==> flow/design.v <==
module system_bus
	#(parameter DATA_WIDTH = 8, 
	parameter ADDR_WIDTH = 14, 
	parameter NO_OF_MASTER = 4, 
	parameter NO_OF_SLAVE = 8,
	parameter [NO_OF_SLAVE*ADDR_WIDTH-1:0] SLAVE_BASE_ADDR = {14'd10, 14'd20, 14'd30, 14'd40, 14'd50, 14'd60, 14'd70, 14'd80}, 
	parameter [NO_OF_SLAVE*ADDR_WIDTH-1:0] SLAVE_END_ADDR = {14'd19, 14'd29, 14'd39, 14'd49, 14'd59, 14'd69, 14'd79, 14'd89}
	) 
	(
	input clk,
	input reset_n,
	input [ADDR_WIDTH*NO_OF_MASTER-1:0]  addr_avm, 
	output [DATA_WIDTH*NO_OF_MASTER-1:0]  readdata_avm,
	input [DATA_WIDTH*NO_OF_MASTER-1:0]  writedata_avm, 
	input [NO_OF_MASTER-1:0]  readen_avm,
	input [NO_OF_MASTER-1:0]  writeen_avm,
	output [NO_OF_MASTER-1:0]  readvalid_avm,
	output [NO_OF_MASTER-1:0]  writevalid_avm,
	input [NO_OF_MASTER-1:0]  waitrequest_avm,
	input [4*NO_OF_MASTER-1:0]priority_no,
	output [ADDR_WIDTH*NO_OF_SLAVE-1:0]  addr_avs,
	input [DATA_WIDTH*NO_OF_SLAVE-1:0]  readdata_avs,
	output [DATA_WIDTH*NO_OF_SLAVE-1:0]  writedata_avs,
	output [NO_OF_SLAVE-1:0]  readen_avs,
	output [NO_OF_SLAVE-1:0]  writeen_avs,
	input [NO_OF_SLAVE-1:0]  readvalid_avs,
	input [NO_OF_SLAVE-1:0]  writevalid_avs,
	output reg [NO_OF_SLAVE-1:0]  waitrequest_avs
	);
	reg [NO_OF_MASTER-1:0] readen_avm_last, writeen_avm_last, readen_avm_reg, writeen_avm_reg;
	reg [NO_OF_MASTER-1:0]  readvalid_avm_reg, readvalid_avm_reg_out, writevalid_avm_reg_out;
	reg [DATA_WIDTH-1:0]  readdata_avm_reg [NO_OF_MASTER-1:0];
	reg [7:0] readvalid_avs_last, writevalid_avs_last;
	reg [DATA_WIDTH-1:0]  readdata_avs_reg [NO_OF_SLAVE-1:0];
	reg [NO_OF_SLAVE-1:0] readvalid_avs_reg;
	reg [NO_OF_SLAVE-1:0] writevalid_avs_reg;
	wire [NO_OF_SLAVE:0] readvalid_avs_reg_x = {1'b0, readvalid_avs_reg};
	wire [NO_OF_SLAVE:0] writevalid_avs_reg_x = {1'b0, writevalid_avs_reg};
	reg [ADDR_WIDTH-1:0] addr_avs_reg [NO_OF_SLAVE-1:0];
	reg [DATA_WIDTH-1:0]  writedata_avs_reg [NO_OF_SLAVE-1:0];
	reg [NO_OF_SLAVE-1:0]  readen_avs_reg, writeen_avs_reg, readen_avs_reg_out, writeen_avs_reg_out;
	wire [ADDR_WIDTH-1:0] addr_avm_wire [NO_OF_MASTER-1:0];
	wire [DATA_WIDTH-1:0] writedata_avm_wire [NO_OF_MASTER-1:0];
	wire [3:0] priority_wire [NO_OF_MASTER-1:0];
	wire [4*NO_OF_MASTER-1:0] priority_no_with_active;
	reg [7:0] free_slaves;
	reg [3:0] last_state_stage_1_2;
	reg [1:0] master_slave_mux_master;
	reg [7:0] slave_master_demux_slave;
	reg [3:0] counter_s_p_master [NO_OF_MASTER-1:0];
	reg [3:0] value_s_p_master [NO_OF_MASTER-1:0];
	reg [7:0] slave_en_flag;
	reg [4:0] s_p_conversion_counter;
	reg [4:0] s_p_conversion_value;
	reg [3:0] s_p_conversion_counter_4;
	reg [3:0] s_p_conversion_value_4;
	reg stage_2_state;
	reg stage_4_state;
	reg [DATA_WIDTH + 2 - 1:0] shift_reg_slave;
	reg [DATA_WIDTH + ADDR_WIDTH + 2-1:0] shift_reg_master;
	reg [3:0] master_enable;
	reg [7:0] last_state_stage_3_4;
	reg [7:0] last_state_stage_3_4_single;
	reg [7:0] slave_active_stage_3;
	wire [31:0] slave_master_priority;
	wire [31:0] slave_master_priority_with_active;
	wire [3:0] master_enable_wire;
	wire m2s_serial_bus,s2m_serial_bus;
	wire [7:0] master_corresponding_slave [3:0];
	wire [3:0] master_active_stage_1;
	reg [3:0] mux_demux_slave_corresponding_master [7:0] ;
	reg [1:0] mux_demux_slave_corresponding_master_2bit [7:0] ;
	reg [2:0] master_corresponding_slave_3bit [NO_OF_MASTER-1:0];
	reg [4:0] counter_s_p_slave [NO_OF_SLAVE-1:0];
	reg [4:0] value_s_p_slave [NO_OF_SLAVE-1:0];
	reg [1:0] state_master_interface [NO_OF_MASTER-1:0];
	reg [1:0] state_slave_interface [NO_OF_SLAVE-1:0];
	reg [7:0] slave_master_mux_slave;
	reg [3:0] slave_master_mux_slave_3b;
	reg [3:0] slave_master_mux_slave_3b_tem;
	reg [3:0] master_releaser_stage;
	reg [7:0] slave_releaser_stage;
	assign master_active_stage_1=(readen_avm_reg | writeen_avm_reg) & (~last_state_stage_1_2) & (~{((master_corresponding_slave[3] & free_slaves) == 8'b0),((master_corresponding_slave[2] & free_slaves) == 8'b0),((master_corresponding_slave[1] & free_slaves) == 8'b0),((master_corresponding_slave[0] & free_slaves) == 8'b0)});
	assign slave_master_priority={priority_wire[mux_demux_slave_corresponding_master_2bit[7]],priority_wire[mux_demux_slave_corresponding_master_2bit[6]],priority_wire[mux_demux_slave_corresponding_master_2bit[5]],priority_wire[mux_demux_slave_corresponding_master_2bit[4]],priority_wire[mux_demux_slave_corresponding_master_2bit[3]],priority_wire[mux_demux_slave_corresponding_master_2bit[2]],priority_wire[mux_demux_slave_corresponding_master_2bit[1]],priority_wire[mux_demux_slave_corresponding_master_2bit[0]]};
	assign readen_avs = readen_avs_reg_out;
	assign writeen_avs = writeen_avs_reg_out;
	assign readvalid_avm=readvalid_avm_reg_out;
	assign writevalid_avm=writevalid_avm_reg_out;
	assign master_enable_wire=master_enable;
	assign m2s_serial_bus=shift_reg_master[DATA_WIDTH + ADDR_WIDTH + 1];
	assign s2m_serial_bus=shift_reg_slave[DATA_WIDTH + 1];
	genvar i, j, k;
	generate
		for ( i=0;i<NO_OF_MASTER;i=i+1)  
			begin : VECTORIZE_INTERFACE_SIGNALS
				assign priority_wire[i]=priority_no[i*4+3:i*4];
				assign addr_avm_wire[i]=addr_avm[(i+1)*ADDR_WIDTH-1:i*ADDR_WIDTH];
				assign writedata_avm_wire[i]=writedata_avm[(i+1)*DATA_WIDTH-1:i*DATA_WIDTH];
			end
		for ( k=0;k<NO_OF_MASTER;k=k+1)  
			begin : ADDRESS_DECODING_0  
				for ( i=0;i<NO_OF_SLAVE;i=i+1)
					begin : ADDRESS_DECODING_1
						assign master_corresponding_slave[k][i]=(addr_avm[ADDR_WIDTH*k-1+ADDR_WIDTH:ADDR_WIDTH*k] >= SLAVE_BASE_ADDR[(i+1)*ADDR_WIDTH-1:i*ADDR_WIDTH])? ((addr_avm[ADDR_WIDTH*k-1+ADDR_WIDTH:ADDR_WIDTH*k] <= SLAVE_END_ADDR[(i+1)*ADDR_WIDTH-1:i*ADDR_WIDTH])? 1'b1:1'b0):1'b0 ;
					end
			end
		for ( i=0;i<NO_OF_MASTER;i=i+1)  
			begin : BIT_CONVERSION_8_3
				always @(*)
					begin
						case(master_corresponding_slave[i])
							8'b00000001:
								begin
									master_corresponding_slave_3bit[i]=3'b000;
								end
							8'b00000010:
								begin
									master_corresponding_slave_3bit[i]=3'b001;
								end
							8'b00000100:
								begin
									master_corresponding_slave_3bit[i]=3'b010;
								end
							8'b00001000:
								begin
									master_corresponding_slave_3bit[i]=3'b011;
								end
							8'b00010000:
								begin
									master_corresponding_slave_3bit[i]=3'b100;
								end
							8'b00100000:
								begin
									master_corresponding_slave_3bit[i]=3'b101;
								end
							8'b01000000:
								begin
									master_corresponding_slave_3bit[i]=3'b110;
								end
							8'b10000000:
								begin
									master_corresponding_slave_3bit[i]=3'b111;
								end
							default:
								begin
									master_corresponding_slave_3bit[i]=3'b00;
								end
						endcase
					end
			end
		for ( i=0;i<NO_OF_MASTER;i=i+1)  
			begin : IDENTIFY_MASTER_REQUEST_DECTING_WITH_EDGE
				always @(posedge clk or negedge reset_n)
					if (~reset_n)
						begin
							readen_avm_reg[i]<=1'b0;
							writeen_avm_reg[i]<=1'b0;
						end
					else
					begin
						case({((~readen_avm_last[i]) & readen_avm[i]), master_releaser_stage[i]})
							2'b10,2'b11:
								begin
									readen_avm_reg[i]<=1'b1;
								end
							2'b01:
								begin
									readen_avm_reg[i]<=1'b0;
								end
							2'b00:
								begin
									readen_avm_reg[i]<=readen_avm_reg[i];
								end
							default:
								begin
									readen_avm_reg[i]<=1'b0;
								end
						endcase
						case({((~writeen_avm_last[i]) & writeen_avm[i]), master_releaser_stage[i]})
							2'b10,2'b11:
								begin
									writeen_avm_reg[i]<=1'b1;
								end
							2'b01:
								begin
									writeen_avm_reg[i]<=1'b0;
								end
							2'b00:
								begin
									writeen_avm_reg[i]<=writeen_avm_reg[i];
								end
							default:
								begin
									writeen_avm_reg[i]<=1'b0;
								end
						endcase
					end
			end
		for ( i=0;i<NO_OF_SLAVE;i=i+1)  
			begin : BIT_CONVERSION_4_2
				always @(*)
					begin
						case(mux_demux_slave_corresponding_master[i])
							4'b0001:
								begin
									mux_demux_slave_corresponding_master_2bit[i]=2'b00;
								end
							4'b0010:
								begin
									mux_demux_slave_corresponding_master_2bit[i]=2'b01;
								end
							4'b0100:
								begin
									mux_demux_slave_corresponding_master_2bit[i]=2'b10;
								end
							4'b1000:
								begin
									mux_demux_slave_corresponding_master_2bit[i]=2'b11;
								end
							default:
								begin
									mux_demux_slave_corresponding_master_2bit[i]=2'b00;
								end
						endcase
					end
			end
		for ( i=0;i<NO_OF_MASTER;i=i+1)  
			begin : DETECT_MASTER_REQUESTS_WITH_PRIORITY
				assign priority_no_with_active[i*4]=priority_no[i*4] & master_active_stage_1[i];
				assign priority_no_with_active[i*4+1]=priority_no[i*4+1] & master_active_stage_1[i];
				assign priority_no_with_active[i*4+2]=priority_no[i*4+2] & master_active_stage_1[i];
				assign priority_no_with_active[i*4+3]=priority_no[i*4+3] & master_active_stage_1[i];
			end
		for ( i=0;i<NO_OF_SLAVE;i=i+1)  
			begin : DETECT_SLAVE_READY_WITH_PRIORITY
				assign slave_master_priority_with_active[i*4]=slave_master_priority[i*4] & slave_active_stage_3[i];
				assign slave_master_priority_with_active[i*4+1]=slave_master_priority[i*4+1] & slave_active_stage_3[i];
				assign slave_master_priority_with_active[i*4+2]=slave_master_priority[i*4+2] & slave_active_stage_3[i];
				assign slave_master_priority_with_active[i*4+3]=slave_master_priority[i*4+3] & slave_active_stage_3[i];
			end
		for (i=0;i<NO_OF_SLAVE;i=i+1)  
			begin : SAMPLE_DATA_FROM_SLAVE_INTERFACE
				assign writedata_avs[(i+1)*DATA_WIDTH-1:i*DATA_WIDTH] = writedata_avs_reg[i];
				assign addr_avs[(i+1)*ADDR_WIDTH-1:i*ADDR_WIDTH]=addr_avs_reg[i]-SLAVE_BASE_ADDR[i];
				always @(posedge clk or negedge reset_n)	
					begin
						if (~reset_n)
							begin
								readvalid_avs_reg[i]<=1'b0;
								writevalid_avs_reg[i]<=1'b0;
								readdata_avs_reg[i]<=8'b0;
								waitrequest_avs[i]<=1'b0;
							end
						else	
							begin
								case ({(readvalid_avs[i] & (~readvalid_avs_last[i])),(writevalid_avs[i] & (~writevalid_avs_last[i]))})
									2'b11:
										begin
											readvalid_avs_reg[i]<=readvalid_avs[i];
											writevalid_avs_reg[i]<=writevalid_avs[i];
											readdata_avs_reg[i]<=readdata_avs[i*8+7:i*8];
											waitrequest_avs[i]<=1'b1;
										end
									2'b10:
										begin
											readvalid_avs_reg[i]<=readvalid_avs[i];
											writevalid_avs_reg[i]<=writevalid_avs[i];
											readdata_avs_reg[i]<=readdata_avs[i*8+7:i*8];
											waitrequest_avs[i]<=1'b1;
										end
									2'b01:
										begin
											readvalid_avs_reg[i]<=readvalid_avs[i];
											writevalid_avs_reg[i]<=writevalid_avs[i];
											readdata_avs_reg[i]<=readdata_avs_reg[i];
											waitrequest_avs[i]<=1'b1;
										end
									2'b00:
										begin
											readvalid_avs_reg[i]<=readvalid_avs_reg[i];
											writevalid_avs_reg[i]<=writevalid_avs_reg[i];
											readdata_avs_reg[i]<=readdata_avs_reg[i];
											waitrequest_avs[i]<=1'b0;
										end
									default:
										begin
											readvalid_avs_reg[i]<=1'b0;
											writevalid_avs_reg[i]<=1'b0;
											readdata_avs_reg[i]<=8'b0;
											waitrequest_avs[i]<=1'b0;
										end
								endcase
							end
					end
			end
		for (j=0;j<NO_OF_SLAVE;j=j+1)  
			begin : SERIAL_TO_PARALLEL_CONVERSION_AT_SLAVE_INTERFACES
				always @(posedge clk or negedge reset_n) 
					begin
						if(~reset_n)
							begin
								counter_s_p_slave[j]<=5'b0;
								value_s_p_slave[j]<=5'b0;	
								state_slave_interface[j]<=2'b0;
								writeen_avs_reg[j] <= 1'b0;
								readen_avs_reg[j] <= 1'b0;
								addr_avs_reg[j]<={ADDR_WIDTH{1'b0}};
								writedata_avs_reg[j]<=8'b0;
								writeen_avs_reg_out[j]<=1'b0;
								readen_avs_reg_out[j] <=1'b0;
							end
						else	
							begin
								case(state_slave_interface[j])
									2'b0:
										begin
											writeen_avs_reg[j] <= writeen_avs_reg[j];
											counter_s_p_slave[j]<=5'b0;
											writedata_avs_reg[j]<=writedata_avs_reg[j];
											addr_avs_reg[j]<=addr_avs_reg[j];
											value_s_p_slave[j]<=value_s_p_slave[j];
											if (slave_en_flag[j])
												begin
													state_slave_interface[j] <=2'b1;
													readen_avs_reg[j] <= m2s_serial_bus;
												end
											else
												begin
													state_slave_interface[j] <=2'b0;
													readen_avs_reg[j] <= 1'b0;
												end
											if (writeen_avs_reg_out[j] & writevalid_avs[j])
												begin
													writeen_avs_reg_out[j]<=1'b0;
												end
											else
												begin
													writeen_avs_reg_out[j]<=writeen_avs_reg_out[j];
												end
											if (readen_avs_reg_out[j] & readvalid_avs[j])
												begin
													readen_avs_reg_out[j] <=1'b0;
												end
											else
												begin
													readen_avs_reg_out[j] <=readen_avs_reg_out[j];
												end		
										end
									2'b01:
										begin
											writeen_avs_reg[j] <= m2s_serial_bus;
											readen_avs_reg[j] <= readen_avs_reg[j];			
											counter_s_p_slave[j]<=5'b0;
											state_slave_interface[j] <=2'b10;			
											writedata_avs_reg[j]<=writedata_avs_reg[j];
											addr_avs_reg[j]<=addr_avs_reg[j];			
											if(readen_avs_reg[j])
												begin
													value_s_p_slave[j]<=ADDR_WIDTH-1'b1;
												end
											else
												begin
													value_s_p_slave[j]<=ADDR_WIDTH+DATA_WIDTH-1'b1;
												end
											if (writeen_avs_reg_out[j] & writevalid_avs[j])
												begin
													writeen_avs_reg_out[j]<=1'b0;
												end
											else
												begin
													writeen_avs_reg_out[j]<=writeen_avs_reg_out[j];
												end
											if (readen_avs_reg_out[j] & readvalid_avs[j])
												begin
													readen_avs_reg_out[j] <=1'b0;
												end
											else
												begin
													readen_avs_reg_out[j] <=readen_avs_reg_out[j];
												end
										end
									2'b10:
										begin
											writeen_avs_reg[j] <= writeen_avs_reg[j];
											readen_avs_reg[j] <= readen_avs_reg[j];
											value_s_p_slave[j]<=value_s_p_slave[j];
											writedata_avs_reg[j]<={writedata_avs_reg[j],addr_avs_reg[j][ADDR_WIDTH-1]};			
											addr_avs_reg[j]<={addr_avs_reg[j],m2s_serial_bus};			
										if(value_s_p_slave[j] == counter_s_p_slave[j] )
											begin
												counter_s_p_slave[j]<=5'd0;
												writeen_avs_reg_out[j]<=writeen_avs_reg[j];
												readen_avs_reg_out[j] <= readen_avs_reg[j];
												state_slave_interface[j] <=2'b0;
											end
										else			
											begin
												counter_s_p_slave[j]<=counter_s_p_slave[j]+5'd1;
												writeen_avs_reg_out[j]<=writeen_avs_reg_out[j];
												readen_avs_reg_out[j] <=readen_avs_reg_out[j];
												state_slave_interface[j] <=2'b10;
											end					
										end
									default:
										begin
											counter_s_p_slave[j]<=5'b0;
											value_s_p_slave[j]<=5'b0;	
											state_slave_interface[j]<=2'b0;
											writeen_avs_reg[j] <= 1'b0;
											readen_avs_reg[j] <= 1'b0;
											addr_avs_reg[j]<={ADDR_WIDTH{1'b0}};
											writedata_avs_reg[j]<=8'b0;
											writeen_avs_reg_out[j]<=1'b0;
											readen_avs_reg_out[j] <=1'b0;
										end		
								endcase
							end
					end
		end
		for (j=0;j<NO_OF_MASTER;j=j+1) 
			begin : SERIAL_TO_PARALLEL_CONVERSION_AT_MASTER_INTERFACES
				assign readdata_avm[(j+1)*DATA_WIDTH-1:j*DATA_WIDTH]=readdata_avm_reg[j];
				always @(posedge clk or negedge reset_n) 
					begin
						if(~reset_n)
							begin
								counter_s_p_master[j]<=4'b0;
								value_s_p_master[j]<=4'b0;	
								state_master_interface[j]<=2'b0;
								readdata_avm_reg[j] <= 8'b0;
								readvalid_avm_reg[j] <= 1'b0;
								readvalid_avm_reg_out[j] <= 1'b0;
								writevalid_avm_reg_out[j] <= 1'b0;
							end
						else	
							begin
								case(state_master_interface[j])
									2'b0:
										begin
											counter_s_p_master[j]<=4'b0;
											value_s_p_master[j]<=value_s_p_master[j];
											readdata_avm_reg[j] <= readdata_avm_reg[j];
											if (master_enable_wire[j])
												begin
													state_master_interface[j] <=2'b1;
												end
											else
												begin
													state_master_interface[j] <=2'b0;
												end
											casex({master_enable_wire[j],(readen_avm[j] | writeen_avm[j] | waitrequest_avm[j])})
												2'b1x:
													begin
														readvalid_avm_reg[j] <= s2m_serial_bus;
														readvalid_avm_reg_out[j] <= 1'b0;
														writevalid_avm_reg_out[j] <= 1'b0;
													end
												2'b01:
													begin
														readvalid_avm_reg[j] <= readvalid_avm_reg[j];
														readvalid_avm_reg_out[j] <= readvalid_avm_reg_out[j];
														writevalid_avm_reg_out[j] <= writevalid_avm_reg_out[j];
													end
												2'b00:
													begin
														readvalid_avm_reg[j] <= 1'b0;
														readvalid_avm_reg_out[j] <= 1'b0;
														writevalid_avm_reg_out[j] <= 1'b0;
													end
												default:
													begin
														readvalid_avm_reg[j] <= 1'b0;
														readvalid_avm_reg_out[j] <= 1'b0;
														writevalid_avm_reg_out[j] <= 1'b0;
													end
											endcase
										end
									2'b01:
										begin
											counter_s_p_master[j]<=4'b0;
											readvalid_avm_reg[j] <= readvalid_avm_reg[j];
											if(readvalid_avm_reg[j])
												begin
													value_s_p_master[j]<=DATA_WIDTH-1'b1;
													state_master_interface[j] <=2'b10;
													writevalid_avm_reg_out[j] <= s2m_serial_bus;
												end
											else													
												begin
													value_s_p_master[j]<=4'd0;
													state_master_interface[j] <=2'b0;
													writevalid_avm_reg_out[j] <= s2m_serial_bus;
												end
											readvalid_avm_reg_out[j] <= 1'b0;
											readdata_avm_reg[j] <= readdata_avm_reg[j];
										end
									2'b10:
										begin
											value_s_p_master[j]<=value_s_p_master[j];
											readvalid_avm_reg[j] <= readvalid_avm_reg[j];
											readdata_avm_reg[j] <= {readdata_avm_reg[j],s2m_serial_bus}; 
											writevalid_avm_reg_out[j] <= 1'b0;
											if(value_s_p_master[j] == counter_s_p_master[j] )
												begin
													counter_s_p_master[j]<=4'd0;
													readvalid_avm_reg_out[j] <= readvalid_avm_reg[j];
													state_master_interface[j] <=2'b0;
												end
											else
												begin
													counter_s_p_master[j]<=counter_s_p_master[j]+4'd1;
													readvalid_avm_reg_out[j] <= 1'b0;
													state_master_interface[j] <=2'b10;
												end	
										end
									default:
										begin
											readdata_avm_reg[j] <= 8'b0;
											counter_s_p_master[j]<=4'b0;
											value_s_p_master[j]<=4'b0;	
											state_master_interface[j]<=2'b0;
											readvalid_avm_reg[j] <= 1'b0;
											readvalid_avm_reg_out[j] <= 1'b0;
											writevalid_avm_reg_out[j] <= 1'b0;
										end
								endcase
							end
					end
		end
	endgenerate
	always @(posedge clk or negedge reset_n)
		begin
			if(~reset_n)
				begin
					readvalid_avs_last<=8'b0;
					writevalid_avs_last<=8'b0;
					readen_avm_last<=8'b0;
					writeen_avm_last<=8'b0;
				end
			else
				begin
					readvalid_avs_last<=readvalid_avs;
					writevalid_avs_last<=writevalid_avs;
					readen_avm_last<=readen_avm;
					writeen_avm_last<=writeen_avm;
				end
		end
	always @(posedge clk or negedge reset_n) 
		begin
			if (~reset_n)
				begin
					master_slave_mux_master <=2'b0;
					slave_master_demux_slave<=8'b0;
					mux_demux_slave_corresponding_master[0] <= 4'b0;
					mux_demux_slave_corresponding_master[1] <= 4'b0;
					mux_demux_slave_corresponding_master[2] <= 4'b0;
					mux_demux_slave_corresponding_master[3] <= 4'b0;
					mux_demux_slave_corresponding_master[4] <= 4'b0;
					mux_demux_slave_corresponding_master[5] <= 4'b0;
					mux_demux_slave_corresponding_master[6] <= 4'b0;
					mux_demux_slave_corresponding_master[7] <= 4'b0;
				end
			else
				begin      
					casex({priority_no_with_active}) 
						16'b1000xxxxxxxxxxxx:
							begin
								master_slave_mux_master <=2'b11;
								slave_master_demux_slave<=master_corresponding_slave[3];
								mux_demux_slave_corresponding_master[master_corresponding_slave_3bit[3]] <= 4'b1000; 
							end
						16'b0xxx1000xxxxxxxx:
							begin
								master_slave_mux_master <=2'b10;
								slave_master_demux_slave<=master_corresponding_slave[2];
								mux_demux_slave_corresponding_master[master_corresponding_slave_3bit[2]] <= 4'b0100;
							end
						16'b0xxx0xxx1000xxxx:
							begin
								master_slave_mux_master <=2'b01;
								slave_master_demux_slave<=master_corresponding_slave[1];
								mux_demux_slave_corresponding_master[master_corresponding_slave_3bit[1]] <= 4'b0010;
							end
						16'b0xxx0xxx0xxx1000:
							begin
								master_slave_mux_master <=2'b0;
								slave_master_demux_slave<=master_corresponding_slave[0];
								mux_demux_slave_corresponding_master[master_corresponding_slave_3bit[0]] <= 4'b0001;
							end
						16'b01000xxx0xxx0xxx:
							begin
								master_slave_mux_master <=2'b11;
								slave_master_demux_slave<=master_corresponding_slave[3];
								mux_demux_slave_corresponding_master[master_corresponding_slave_3bit[3]] <= 4'b1000;
							end
						16'b00xx01000xxx0xxx:
							begin
								master_slave_mux_master <=2'b10;
								slave_master_demux_slave<=master_corresponding_slave[2];
								mux_demux_slave_corresponding_master[master_corresponding_slave_3bit[2]] <= 4'b0100;
							end
						16'b00xx00xx01000xxx:
							begin
								master_slave_mux_master <=2'b01;
								slave_master_demux_slave<=master_corresponding_slave[1];
								mux_demux_slave_corresponding_master[master_corresponding_slave_3bit[1]] <= 4'b0010;
							end
						16'b00xx00xx00xx0100:
							begin
								master_slave_mux_master <=2'b0;
								slave_master_demux_slave<=master_corresponding_slave[0];
								mux_demux_slave_corresponding_master[master_corresponding_slave_3bit[0]] <= 4'b0001;
							end
						16'b001000xx00xx00xx:
							begin
								master_slave_mux_master <=2'b11;
								slave_master_demux_slave<=master_corresponding_slave[3];
								mux_demux_slave_corresponding_master[master_corresponding_slave_3bit[3]] <= 4'b1000;
							end
						16'b000x001000xx00xx:
							begin
								master_slave_mux_master <=2'b10;
								slave_master_demux_slave<=master_corresponding_slave[2];
								mux_demux_slave_corresponding_master[master_corresponding_slave_3bit[2]] <= 4'b0100;
							end
						16'b000x000x001000xx:
							begin
								master_slave_mux_master <=2'b01;
								slave_master_demux_slave<=master_corresponding_slave[1];
								mux_demux_slave_corresponding_master[master_corresponding_slave_3bit[1]] <= 4'b0010;
							end
						16'b000x000x000x0010:
							begin
								master_slave_mux_master <=2'b0;
								slave_master_demux_slave<=master_corresponding_slave[0];
								mux_demux_slave_corresponding_master[master_corresponding_slave_3bit[0]] <= 4'b0001;
							end
						16'b0001000x000x000x:
							begin
								master_slave_mux_master <=2'b11;
								slave_master_demux_slave<=master_corresponding_slave[3];
								mux_demux_slave_corresponding_master[master_corresponding_slave_3bit[3]] <= 4'b1000;
							end
						16'b00000001000x000x:
							begin
								master_slave_mux_master <=2'b10;
								slave_master_demux_slave<=master_corresponding_slave[2];
								mux_demux_slave_corresponding_master[master_corresponding_slave_3bit[2]] <= 4'b0100;
							end
						16'b000000000001000x:
							begin
								master_slave_mux_master <=2'b01;  
								slave_master_demux_slave<=master_corresponding_slave[1];
								mux_demux_slave_corresponding_master[master_corresponding_slave_3bit[1]] <= 4'b0010;
							end
						16'b0000000000000001:
							begin
								master_slave_mux_master <=2'b0;
								slave_master_demux_slave<=master_corresponding_slave[0];
								mux_demux_slave_corresponding_master[master_corresponding_slave_3bit[0]] <= 4'b0001;
							end
						default:
							begin
								master_slave_mux_master <=2'b0;
								slave_master_demux_slave<=8'b0;
							end
					endcase
				end
		end
	always @(posedge clk or negedge reset_n) 
		begin
			if(~reset_n)
				begin
					slave_en_flag <= 8'b0;
					s_p_conversion_counter <= 5'b0;
					s_p_conversion_value<=5'b0;
					shift_reg_master<={(DATA_WIDTH+ADDR_WIDTH+2){1'b0}};
					last_state_stage_1_2<=4'b0;
					stage_2_state<=1'b0;
					free_slaves<=8'hff;
				end
			else
				begin
					case(stage_2_state)
						1'b0:  
							begin
								s_p_conversion_counter <= 5'b0;
								if (writeen_avm[master_slave_mux_master])
									begin
										s_p_conversion_value <= DATA_WIDTH+ADDR_WIDTH+1'b1; 
										shift_reg_master <= {readen_avm[master_slave_mux_master],writeen_avm[master_slave_mux_master] ,writedata_avm_wire[master_slave_mux_master], addr_avm_wire[master_slave_mux_master]};
									end
								else
									begin
										s_p_conversion_value <= ADDR_WIDTH+1'b1;
										shift_reg_master <= {readen_avm[master_slave_mux_master],writeen_avm[master_slave_mux_master] , addr_avm_wire[master_slave_mux_master], {DATA_WIDTH{1'b0}}};
									end
								if(slave_master_demux_slave!=8'b0)  
									begin 
										slave_en_flag <= slave_master_demux_slave;
										last_state_stage_1_2 <= (last_state_stage_1_2 ^ master_releaser_stage) | (1'b1 << master_slave_mux_master);
										stage_2_state <= 1'b1;
										free_slaves <= ((free_slaves|slave_releaser_stage) ^ slave_master_demux_slave);
									end
								else
									begin
										slave_en_flag<=8'b0;
										stage_2_state <= stage_2_state;
										last_state_stage_1_2 <= (last_state_stage_1_2 ^ master_releaser_stage);
										free_slaves <=(free_slaves|slave_releaser_stage);
									end
							end
						1'b1:
							begin
								s_p_conversion_value<=s_p_conversion_value;  
								slave_en_flag<=8'b0;
								last_state_stage_1_2 <= (last_state_stage_1_2 ^ master_releaser_stage);
								free_slaves<=(free_slaves|slave_releaser_stage);
								shift_reg_master<= {shift_reg_master[DATA_WIDTH+ADDR_WIDTH:0],1'b0};
								if(s_p_conversion_counter == s_p_conversion_value)
									begin
										stage_2_state <= 1'b0;
										s_p_conversion_counter <= 5'b0;
									end
								else
									begin
										stage_2_state <= stage_2_state;
										s_p_conversion_counter <= s_p_conversion_counter + 5'b1;
									end
							end
						default:
							begin
								slave_en_flag <= 8'b0;
								s_p_conversion_counter <= 5'b0;
								s_p_conversion_value<=5'b0;
								shift_reg_master<={(DATA_WIDTH+ADDR_WIDTH+2){1'b0}};
								last_state_stage_1_2<=4'b0;
								stage_2_state<=1'b0;
								free_slaves<=8'hff;
							end
					endcase
				end
		end
	always @(posedge clk or negedge reset_n)
		begin 
			if (~reset_n)
				begin
					slave_active_stage_3<=8'b0;
				end
			else
				begin
					slave_active_stage_3<=(slave_active_stage_3|(((~readvalid_avs_last) & readvalid_avs) |  ((~writevalid_avs_last) & writevalid_avs))) & (~last_state_stage_3_4);
				end
		end
	always @(posedge clk or negedge reset_n) 
		begin
			if (~reset_n)
				begin
					slave_master_mux_slave<=8'b0;
					slave_master_mux_slave_3b <= 4'b0;
				end
			else
				begin          
					if ((slave_master_priority_with_active & 32'b11110000000000000000000000000000) == 32'b10000000000000000000000000000000)
						begin
							slave_master_mux_slave<=8'b10000000; slave_master_mux_slave_3b <= 4'b111;
						end
					else if ((slave_master_priority_with_active & 32'b10001111000000000000000000000000) == 32'b00001000000000000000000000000000)
						begin
							slave_master_mux_slave<=8'b01000000; slave_master_mux_slave_3b <= 4'b110;
						end
					else if ((slave_master_priority_with_active & 32'b10001000111100000000000000000000) == 32'b00000000100000000000000000000000)
						begin
							slave_master_mux_slave<=8'b00100000; slave_master_mux_slave_3b <= 4'b101;
						end
					else if ((slave_master_priority_with_active & 32'b10001000100011110000000000000000) == 32'b00000000000010000000000000000000)
						begin
							slave_master_mux_slave<=8'b00010000; slave_master_mux_slave_3b <= 4'b100;
						end
					else if ((slave_master_priority_with_active & 32'b10001000100010001111000000000000) == 32'b00000000000000001000000000000000)
						begin
							slave_master_mux_slave<=8'b00001000; slave_master_mux_slave_3b <= 4'b011;
						end
					else if ((slave_master_priority_with_active & 32'b10001000100010001000111100000000) == 32'b00000000000000000000100000000000)
						begin
							slave_master_mux_slave<=8'b00000100; slave_master_mux_slave_3b <= 4'b010;
						end
					else if ((slave_master_priority_with_active & 32'b10001000100010001000100011110000) == 32'b00000000000000000000000010000000)
						begin
							slave_master_mux_slave<=8'b00000010; slave_master_mux_slave_3b <= 4'b001;
						end
					else if ((slave_master_priority_with_active & 32'b10001000100010001000100010001111) == 32'b00000000000000000000000000001000)
						begin
							slave_master_mux_slave<=8'b00000001; slave_master_mux_slave_3b <= 4'b000;
						end
					else if ((slave_master_priority_with_active & 32'b11111000100010001000100010001000) == 32'b01000000000000000000000000000000)
						begin
							slave_master_mux_slave<=8'b10000000; slave_master_mux_slave_3b <= 4'b111;
						end
					else if ((slave_master_priority_with_active & 32'b11001111100010001000100010001000) == 32'b00000100000000000000000000000000)
						begin
							slave_master_mux_slave<=8'b01000000; slave_master_mux_slave_3b <= 4'b110;
						end
					else if ((slave_master_priority_with_active & 32'b11001100111110001000100010001000) == 32'b00000000010000000000000000000000)
						begin
							slave_master_mux_slave<=8'b00100000; slave_master_mux_slave_3b <= 4'b101;
						end
					else if ((slave_master_priority_with_active & 32'b11001100110011111000100010001000) == 32'b00000000000001000000000000000000)
						begin
							slave_master_mux_slave<=8'b00010000; slave_master_mux_slave_3b <= 4'b100;
						end
					else if ((slave_master_priority_with_active & 32'b11001100110011001111100010001000) == 32'b00000000000000000100000000000000)
						begin
							slave_master_mux_slave<=8'b00001000; slave_master_mux_slave_3b <= 4'b011;
						end
					else if ((slave_master_priority_with_active & 32'b11001100110011001100111110001000) == 32'b00000000000000000000010000000000)
						begin
							slave_master_mux_slave<=8'b00000100; slave_master_mux_slave_3b <= 4'b010;
						end
					else if ((slave_master_priority_with_active & 32'b11001100110011001100110011111000) == 32'b00000000000000000000000001000000)
						begin
							slave_master_mux_slave<=8'b00000010; slave_master_mux_slave_3b <= 4'b001;
						end
					else if ((slave_master_priority_with_active & 32'b11001100110011001100110011001111) == 32'b00000000000000000000000000000100)
						begin
							slave_master_mux_slave<=8'b00000001; slave_master_mux_slave_3b <= 4'b000;
						end
					else if ((slave_master_priority_with_active & 32'b11111100110011001100110011001100) == 32'b00100000000000000000000000000000)
						begin
							slave_master_mux_slave<=8'b10000000; slave_master_mux_slave_3b <= 4'b111;
						end
					else if ((slave_master_priority_with_active & 32'b11101111110011001100110011001100) == 32'b00000010000000000000000000000000)
						begin
							slave_master_mux_slave<=8'b01000000; slave_master_mux_slave_3b <= 4'b110;
						end
					else if ((slave_master_priority_with_active & 32'b11101110111111001100110011001100) == 32'b00000000001000000000000000000000)
						begin
							slave_master_mux_slave<=8'b00100000; slave_master_mux_slave_3b <= 4'b101;
						end
					else if ((slave_master_priority_with_active & 32'b11101110111011111100110011001100) == 32'b00000000000000100000000000000000)
						begin
							slave_master_mux_slave<=8'b00010000; slave_master_mux_slave_3b <= 4'b100;
						end
					else if ((slave_master_priority_with_active & 32'b11101110111011101111110011001100) == 32'b00000000000000000010000000000000)
						begin
							slave_master_mux_slave<=8'b00001000; slave_master_mux_slave_3b <= 4'b011;
						end
					else if ((slave_master_priority_with_active & 32'b11101110111011101110111111001100) == 32'b00000000000000000000001000000000)
						begin
							slave_master_mux_slave<=8'b00000100; slave_master_mux_slave_3b <= 4'b010;
						end
					else if ((slave_master_priority_with_active & 32'b11101110111011101110111011111100) == 32'b00000000000000000000000000100000)
						begin
							slave_master_mux_slave<=8'b00000010; slave_master_mux_slave_3b <= 4'b001;
						end
					else if ((slave_master_priority_with_active & 32'b11101110111011101110111011101111) == 32'b00000000000000000000000000000010)
						begin
							slave_master_mux_slave<=8'b00000001; slave_master_mux_slave_3b <= 4'b000;
						end
					else if ((slave_master_priority_with_active & 32'b11111110111011101110111011101110) == 32'b00010000000000000000000000000000)
						begin
							slave_master_mux_slave<=8'b10000000; slave_master_mux_slave_3b <= 4'b111;
						end
					else if ((slave_master_priority_with_active & 32'b11111111111011101110111011101110) == 32'b00000001000000000000000000000000)
						begin
							slave_master_mux_slave<=8'b01000000; slave_master_mux_slave_3b <= 4'b110;
						end
					else if ((slave_master_priority_with_active & 32'b11111111111111101110111011101110) == 32'b00000000000100000000000000000000)
						begin
							slave_master_mux_slave<=8'b00100000; slave_master_mux_slave_3b <= 4'b101;
						end
					else if ((slave_master_priority_with_active & 32'b11111111111111111110111011101110) == 32'b00000000000000010000000000000000)
						begin
							slave_master_mux_slave<=8'b00010000; slave_master_mux_slave_3b <= 4'b100;
						end
					else if ((slave_master_priority_with_active & 32'b11111111111111111111111011101110) == 32'b00000000000000000001000000000000)
						begin
							slave_master_mux_slave<=8'b00001000; slave_master_mux_slave_3b <= 4'b011;
						end
					else if ((slave_master_priority_with_active & 32'b11111111111111111111111111101110) == 32'b00000000000000000000000100000000)
						begin
							slave_master_mux_slave<=8'b00000100; slave_master_mux_slave_3b <= 4'b010;
						end
					else if ((slave_master_priority_with_active & 32'b11111111111111111111111111111110) == 32'b00000000000000000000000000010000)
						begin
							slave_master_mux_slave<=8'b00000010; slave_master_mux_slave_3b <= 4'b001;
						end
					else if ((slave_master_priority_with_active & 32'b11111111111111111111111111111111) == 32'b00000000000000000000000000000001)
						begin
							slave_master_mux_slave<=8'b00000001; slave_master_mux_slave_3b <= 4'b000;
						end
					else
						begin
							slave_master_mux_slave<=8'b0; slave_master_mux_slave_3b <= 4'b1000;
						end
				end
		end
	always @(posedge clk or negedge reset_n) 
		begin
			if(!reset_n)
				begin
					s_p_conversion_counter_4 <= 4'b0;
					s_p_conversion_value_4 <= 4'b0;
					stage_4_state <= 1'b0;
					shift_reg_slave <= {(DATA_WIDTH + 2){1'b0}}; 
					last_state_stage_3_4<=8'b0;
					last_state_stage_3_4_single<=8'b0;
					master_enable<=4'b0;
					slave_master_mux_slave_3b_tem<=4'b0;
				end
			else
				begin
					case(stage_4_state)
						1'b0:
							begin
								last_state_stage_3_4_single<=8'b0;
								s_p_conversion_counter_4 <= 4'b0;
								if (readvalid_avs_reg_x[slave_master_mux_slave_3b])
									begin
										shift_reg_slave <= {readvalid_avs_reg_x[slave_master_mux_slave_3b], writevalid_avs_reg_x[slave_master_mux_slave_3b], readdata_avs_reg[slave_master_mux_slave_3b]};
										s_p_conversion_value_4 <= DATA_WIDTH+1'b1;
									end
								else
									begin
										shift_reg_slave <= {readvalid_avs_reg_x[slave_master_mux_slave_3b], writevalid_avs_reg_x[slave_master_mux_slave_3b],{DATA_WIDTH{1'b0}}};
										s_p_conversion_value_4 <= 4'd1;
									end
								if(slave_master_mux_slave!=8'b0)
									begin
										stage_4_state <= 1'b1;
										last_state_stage_3_4<=(last_state_stage_3_4^slave_releaser_stage)| (1'b1 << slave_master_mux_slave_3b);
										master_enable<=mux_demux_slave_corresponding_master[slave_master_mux_slave_3b];
									end
								else
									begin
										stage_4_state <= stage_4_state;
										last_state_stage_3_4<=(last_state_stage_3_4^slave_releaser_stage);
										master_enable<=4'b0;
									end
								slave_master_mux_slave_3b_tem<=slave_master_mux_slave_3b;
							end
						1'b1:
							begin
								slave_master_mux_slave_3b_tem<=slave_master_mux_slave_3b_tem;
								master_enable<=4'b0;
								shift_reg_slave[DATA_WIDTH + 1:0] <= {shift_reg_slave[DATA_WIDTH:0],1'b0};
								last_state_stage_3_4<=(last_state_stage_3_4^slave_releaser_stage);
								if(s_p_conversion_counter_4 == s_p_conversion_value_4)
									begin
										stage_4_state <= 1'b0;
										s_p_conversion_counter_4 <= 4'b0;
										last_state_stage_3_4_single<=(1'b1 << slave_master_mux_slave_3b_tem);
									end
								else
									begin
										stage_4_state <= stage_4_state;
										s_p_conversion_counter_4 <= s_p_conversion_counter_4 + 4'b1;
										last_state_stage_3_4_single<=8'b0;
									end
							end
					endcase
				end
		end
		always @(posedge clk or negedge reset_n)  
			begin
				if (~reset_n)
					begin
						master_releaser_stage<=4'b0;
						slave_releaser_stage<=8'b0;
					end
				else
					begin
						case(last_state_stage_3_4_single)
							8'b10000000:
								begin
									master_releaser_stage<=mux_demux_slave_corresponding_master[7];
									slave_releaser_stage<=8'b10000000;
								end
							8'b01000000:
								begin
									master_releaser_stage<=mux_demux_slave_corresponding_master[6];
									slave_releaser_stage<=8'b01000000;
								end
							8'b00100000:
								begin
									master_releaser_stage<=mux_demux_slave_corresponding_master[5];
									slave_releaser_stage<=8'b00100000;
								end
							8'b00010000:
								begin
									master_releaser_stage<=mux_demux_slave_corresponding_master[4];
									slave_releaser_stage<=8'b00010000;
								end
							8'b00001000:
								begin
									master_releaser_stage<=mux_demux_slave_corresponding_master[3];
									slave_releaser_stage<=8'b00001000;
								end
							8'b00000100:
								begin
									master_releaser_stage<=mux_demux_slave_corresponding_master[2];
									slave_releaser_stage<=8'b00000100;
								end
							8'b00000010:
								begin
									master_releaser_stage<=mux_demux_slave_corresponding_master[1];
									slave_releaser_stage<=8'b00000010;
								end
							8'b00000001:
								begin
									master_releaser_stage<=mux_demux_slave_corresponding_master[0];
									slave_releaser_stage<=8'b00000001;
								end
							default:
								begin
									master_releaser_stage<=4'b0;
									slave_releaser_stage<=8'b0;
								end
						endcase		
					end
			end
endmodule
From RTL to reports: system_bus
What the tools print for system_bus, step after step.
Lines are those of the file above, counted from 1.
Operators carry their Yosys type and port widths (W data, S select, Z words).
{ "design": {"top_module": "system_bus", "clock_port": "clk", "cell_library": "sky130hd", "corner": "tt_025C_1v80"} }

Elaborated design
Counts by Yosys on the flattened word-level netlist (proc, flatten, opt, wreduce). Print and check cells are left out. Cells with the same type and inputs are merged into one.
{ "op_classes": {"muxes": 470, "reduce_logical": 157, "eq_ne": 320, "bitwise": 149, "shift": 7, "n_addsub": 16, "cmp": 64} }
{ "ops": {"columns": ["op", "count"], "rows": [
  ["$mux W4", 78],
  ["$mux W8", 37],
  ["$pmux W8 S2", 16],
  ["$pmux W4 S4", 16],
  ["$pmux W14 S2", 8],
  ["$ge A14 B6 Y1 const B", 12],
  ["$le A14 B6 Y1 const B", 12],
  ["$le A14 B7 Y1 const B", 12],
  ["$mux W1", 145],
  ["$mux W5", 28],
  ["$pmux W1 S2", 66],
  ["$reduce_or A2 Y1", 64],
  ["$pmux W8 S8", 2],
  ["$pmux W2 S3", 21],
  ["$eq A2 B2 Y1 const B", 62],
  ["$ge A14 B5 Y1 const B", 8],
  ["$le A14 B5 Y1 const B", 8],
  ["$ge A14 B7 Y1 const B", 8],
  ["$ne A2 B1 Y1 const B", 48],
  ["$pmux W5 S2", 9],
  ["$and A1 B1 Y1", 88],
  ["$pmux W3 S7", 4],
  ["$eq A2 B1 Y1 const B", 41],
  ["$logic_not A2 Y1", 41],
  ["$pmux W8 S4", 2],
  ["$pmux W4 S8", 2],
  ["$eq A3 B3 Y1 const B", 20],
  ["$ge A14 B4 Y1 const B", 4]
]} }
Other operator kinds: 90; their cells: 321.
{ "bits": {"input_bits": 198, "wordCells": 1357, "ff_bits": 680, "output_inout_bits": 240} }

Logic depth
Yosys ltp: most cells in a row. Word level: on the elaborated netlist, between registers, memories and ports. Mapped: between sequential cells and ports; inverters and the memories' decode and read muxes count.
{ "logic_depth": {"word_depth": 38, "ABC_AREA": 1, "ltp_mapped": 24, "ltp_nobuf": 24} }

Netlist
The flow's flattened synthesis, as Yosys stat reports it; memories are mapped. The netlist is that of the ABC_AREA named above (0 if unset); the other value can give another one.
The area totals of this step are shown rounded.
{ "mapped": {"seq_area_um2": 16500, "stdcells": 4150, "flip_flops": 660, "yosys_area_um2": 33900} }
{ "by_type": {"columns": ["cell", "count"], "rows": [
  ["sky130_fd_sc_hd__dfrtp_1", 640],
  ["sky130_fd_sc_hd__nand2_1", 704],
  ["sky130_fd_sc_hd__inv_1", 523],
  ["sky130_fd_sc_hd__nand3_1", 380],
  ["sky130_fd_sc_hd__nor2_1", 460],
  ["sky130_fd_sc_hd__o21ai_0", 345],
  ["sky130_fd_sc_hd__nand4_1", 162],
  ["sky130_fd_sc_hd__mux2_2", 48],
  ["sky130_fd_sc_hd__dfstp_2", 20],
  ["sky130_fd_sc_hd__o31ai_1", 69],
  ["sky130_fd_sc_hd__xor2_1", 55],
  ["sky130_fd_sc_hd__a21oi_1", 90],
  ["sky130_fd_sc_hd__clkbuf_1", 119],
  ["sky130_fd_sc_hd__a221oi_1", 41],
  ["sky130_fd_sc_hd__nor3_1", 71],
  ["sky130_fd_sc_hd__xnor2_1", 38],
  ["sky130_fd_sc_hd__o22ai_1", 38],
  ["sky130_fd_sc_hd__ha_1", 16]
]} }
Not listed: further types 46, cells in them 331.

Worst setup path after synthesis
Source: OpenSTA report_checks on the synthesized netlist (no wires, ideal clock, input and output delay 20% of the period each), path of least setup slack; recovery checks are left aside. Register names are those of the netlist, which keeps one name where synthesis merged equal registers.
{ "synth_path": {"path_type": "input port to flip-flop", "start": "in addr_avm[3]", "end": "reg mux_demux_slave_corresponding_master[5][3]", "path_delay_ps": 2046, "launch_ps": 1400, "t_arrival_ps": 3328, "setup_time_ps": 118, "path_buffers": 2, "period_ps": 7000, "path_slack_ps": 3555, "required_ps": 6882, "stages": 22, "synth_period_reached_ps": 3445} }
"path_delay_ps" = arrival - input delay + setup time.
"stages": output pins that drive a net of the path, with the launching flip-flop's if there is one; two outputs of one cell count as two.
"synth_period_reached_ps" = period - worst setup slack (recovery checks aside). The figure is calculated, with input and output delays left at 20% of the set period.
Between the ends stands the longest chain of elaborated cells between them, by number of cells; it is not shown to be the way that was timed. Of several equally long chains one is given.
A line is the first line of the expression or statement that the cell stems from. Yosys adds cells for indexed reads and writes and turns some case tables into memories.
At most two assigning lines are given for a register; there are more.
{ "synth_between": {"path_cell_list": "sky130_fd_sc_hd__buf_2 > sky130_fd_sc_hd__nor2_2 > sky130_fd_sc_hd__nand2_1 > sky130_fd_sc_hd__nand2_1 > sky130_fd_sc_hd__nor2_4 > sky130_fd_sc_hd__nand2_1 > sky130_fd_sc_hd__nand2_1 > sky130_fd_sc_hd__nor2_1 > sky130_fd_sc_hd__nand4_4 > sky130_fd_sc_hd__nand3_4 > sky130_fd_sc_hd__nand2_1 > sky130_fd_sc_hd__inv_2 > sky130_fd_sc_hd__nand2_1 > sky130_fd_sc_hd__inv_2 > sky130_fd_sc_hd__nand3_2 > sky130_fd_sc_hd__nand3_4 > sky130_fd_sc_hd__buf_6 > sky130_fd_sc_hd__nand3_2 > sky130_fd_sc_hd__nand2_1 > sky130_fd_sc_hd__inv_2 > sky130_fd_sc_hd__nand3_1 > sky130_fd_sc_hd__nand2_1", "elab_chain_cells": 12, "cone_cells": 74, "classes_between": "compare: 16; eq/ne: 25; mux: 19; logic: 7; reduce/logical: 7"} }
{ "synth_lines": {"columns": ["item", "line_no", "source"], "rows": [
  ["start: declaration", 12, "input [ADDR_WIDTH*NO_OF_MASTER-1:0] addr_avm,"],
  ["$le A14 B7 Y1", 104, "assign master_corresponding_slave[k][i]=(addr_avm[ADDR_WIDTH*k-1+ADDR_WIDTH:ADDR_WIDTH*k] >= SLAVE_BASE_ADDR[( ..."],
  ["$mux W1 x2", 104, null],
  ["$and A8 B8 Y8", 83, "assign master_active_stage_1=(readen_avm_reg | writeen_avm_reg) & (~last_state_stage_1_2) & (~{((master_corres ..."],
  ["$logic_not A8 Y1", 83, null],
  ["$not A4 Y4", 83, null],
  ["$and A4 B4 Y4", 83, null],
  ["$and A1 B1 Y1", 229, "assign priority_no_with_active[i*4]=priority_no[i*4] & master_active_stage_1[i];"],
  ["$eq A16 B1 Y1", 565, "casex({priority_no_with_active})"],
  ["$reduce_or A4 Y1", null, null],
  ["$ne A2 B1 Y1", null, null],
  ["$reduce_and A5 Y1", null, null],
  ["end: assignment", 559, "mux_demux_slave_corresponding_master[5] <= 4'b0;"],
  ["end: assignment", 570, "mux_demux_slave_corresponding_master[master_corresponding_slave_3bit[3]] <= 4'b1000;"],
  ["end: declaration", 71, "reg [3:0] mux_demux_slave_corresponding_master [7:0] ;"]
]} }

Timing after layout
From the final timing report of flow run A: the path of least setup slack in the routed layout; clock arrival at registers is part of the times.
The path's times are printed in steps of 10 ps; the period is the one set.
{ "layout_path": {"path_type": "flip-flop to output port", "start": "reg addr_avs_reg[6][2]", "end": "out addr_avs[97]", "stages": 8, "launch_ps": 670, "output_delay_ps": 1070, "t_arrival_ps": 3290, "path_buffers": 1, "path_slack_ps": 980, "required_ps": 4260, "period_ps": 5330} }
Between the ends stands the longest chain of elaborated cells between them, by number of cells; it is not shown to be the way that was timed. Of several equally long chains one is given.
At most two assigning lines are given for a register; there are more.
{ "layout_between": {"path_cell_list": "sky130_fd_sc_hd__dfrtp_1 > sky130_fd_sc_hd__nor2_1 > sky130_fd_sc_hd__nand3_1 > sky130_fd_sc_hd__nor4_1 > sky130_fd_sc_hd__nand4_1 > sky130_fd_sc_hd__nor3_1 > sky130_fd_sc_hd__xor2_1 > sky130_fd_sc_hd__clkdlybuf4s50_1", "elab_chain_cells": 1, "cone_cells": 1, "cone_lines": 1, "classes_between": "add/sub: 1"} }
{ "layout_lines": {"columns": ["item", "line_no", "source"], "rows": [
  ["start: declaration", 39, "reg [ADDR_WIDTH-1:0] addr_avs_reg [NO_OF_SLAVE-1:0];"],
  ["start: assignment", 320, "addr_avs_reg[j]<=addr_avs_reg[j];"],
  ["start: assignment", 356, "addr_avs_reg[j]<=addr_avs_reg[j];"],
  ["$sub A14 B1 Y14", 244, "assign addr_avs[(i+1)*ADDR_WIDTH-1:i*ADDR_WIDTH]=addr_avs_reg[i]-SLAVE_BASE_ADDR[i];"],
  ["end: declaration", 21, "output [ADDR_WIDTH*NO_OF_SLAVE-1:0] addr_avs,"]
]} }

==> runs of system_bus <==
Top module system_bus; platform sky130hd; tools Yosys and OpenROAD; 5 stored runs in no particular order. Input and output delays are each 20% of the period that was set; the output load is 0.01 pF.
Values from the reports are rounded here.
[
  {
    "run": "flow run A",
    "settings": { "ABC_AREA": 1, "CAP_MARGIN": 25, "CELL_PAD_IN_SITES_DETAIL_PLACEMENT": 0, "CELL_PAD_IN_SITES_GLOBAL_PLACEMENT": 1, "CORE_ASPECT_RATIO": 0.85, "CORE_MARGIN": 4, "CORE_UTILIZATION": 17, "CTS_CLUSTER_SIZE": 72, "GPL_ROUTABILITY_DRIVEN": 0, "HOLD_SLACK_MARGIN": 0.02, "MAX_ROUTING_LAYER": "met4", "PLACE_DENSITY_LB_ADDON": 0.09, "SLEW_MARGIN": 15, "TNS_END_PERCENT": 5, "period_ns": 5.33 },
    "results": { "post_synth_area_um2": 33900, "final_die_area_um2": 206000, "tns_ps": 0, "stdcell_area_um2": 44600, "worst_setup_slack_ps": 976 }
  },
  {
    "run": "flow run B",
    "settings": { "ABC_AREA": 1, "CELL_PAD_IN_SITES_DETAIL_PLACEMENT": 2, "CORE_ASPECT_RATIO": 0.81, "CORE_UTILIZATION": 60, "CTS_CLUSTER_SIZE": 92, "GPL_ROUTABILITY_DRIVEN": 1, "GPL_TIMING_DRIVEN": 0, "PLACE_DENSITY": 0.93, "SETUP_SLACK_MARGIN": 0.85, "SLEW_MARGIN": 35, "period_ns": 3.13, "CAP_MARGIN": 20, "CORE_MARGIN": 2 },
    "outcome": "did not finish, placement stopped with DPL-0033"
  },
  {
    "run": "flow run C",
    "settings": { "ABC_AREA": 1, "CAP_MARGIN": 15, "CELL_PAD_IN_SITES_DETAIL_PLACEMENT": 1, "CELL_PAD_IN_SITES_GLOBAL_PLACEMENT": 0, "CORE_ASPECT_RATIO": 0.61, "CORE_MARGIN": 4, "HOLD_SLACK_MARGIN": 0.12, "MAX_ROUTING_LAYER": "met4", "MIN_ROUTING_LAYER": "met2", "SLEW_MARGIN": 5, "period_ns": 8.98, "CORE_UTILIZATION": 40 },
    "outcome": "did not finish, routing stopped with GRT-0116"
  },
  {
    "run": "flow run D",
    "settings": { "ABC_AREA": 1, "CAP_MARGIN": 10, "CELL_PAD_IN_SITES_DETAIL_PLACEMENT": 1, "CELL_PAD_IN_SITES_GLOBAL_PLACEMENT": 1, "CORE_ASPECT_RATIO": 0.61, "CORE_MARGIN": 4, "MAX_ROUTING_LAYER": "met4", "MIN_ROUTING_LAYER": "met2", "SLEW_MARGIN": 5, "period_ns": 8.98, "CORE_UTILIZATION": 40 },
    "outcome": "did not finish, routing stopped with GRT-0116"
  },
  {
    "run": "flow run E",
    "settings": { "ABC_AREA": 1, "CAP_MARGIN": 15, "CELL_PAD_IN_SITES_DETAIL_PLACEMENT": 1, "CELL_PAD_IN_SITES_GLOBAL_PLACEMENT": 0, "CORE_ASPECT_RATIO": 0.61, "CORE_MARGIN": 4, "GPL_TIMING_DRIVEN": 0, "HOLD_SLACK_MARGIN": 0.12, "MAX_ROUTING_LAYER": "met4", "MIN_ROUTING_LAYER": "met2", "SLEW_MARGIN": 5, "period_ns": 4.36, "CORE_UTILIZATION": 40 },
    "outcome": "did not finish, routing stopped with GRT-0116"
  }
]
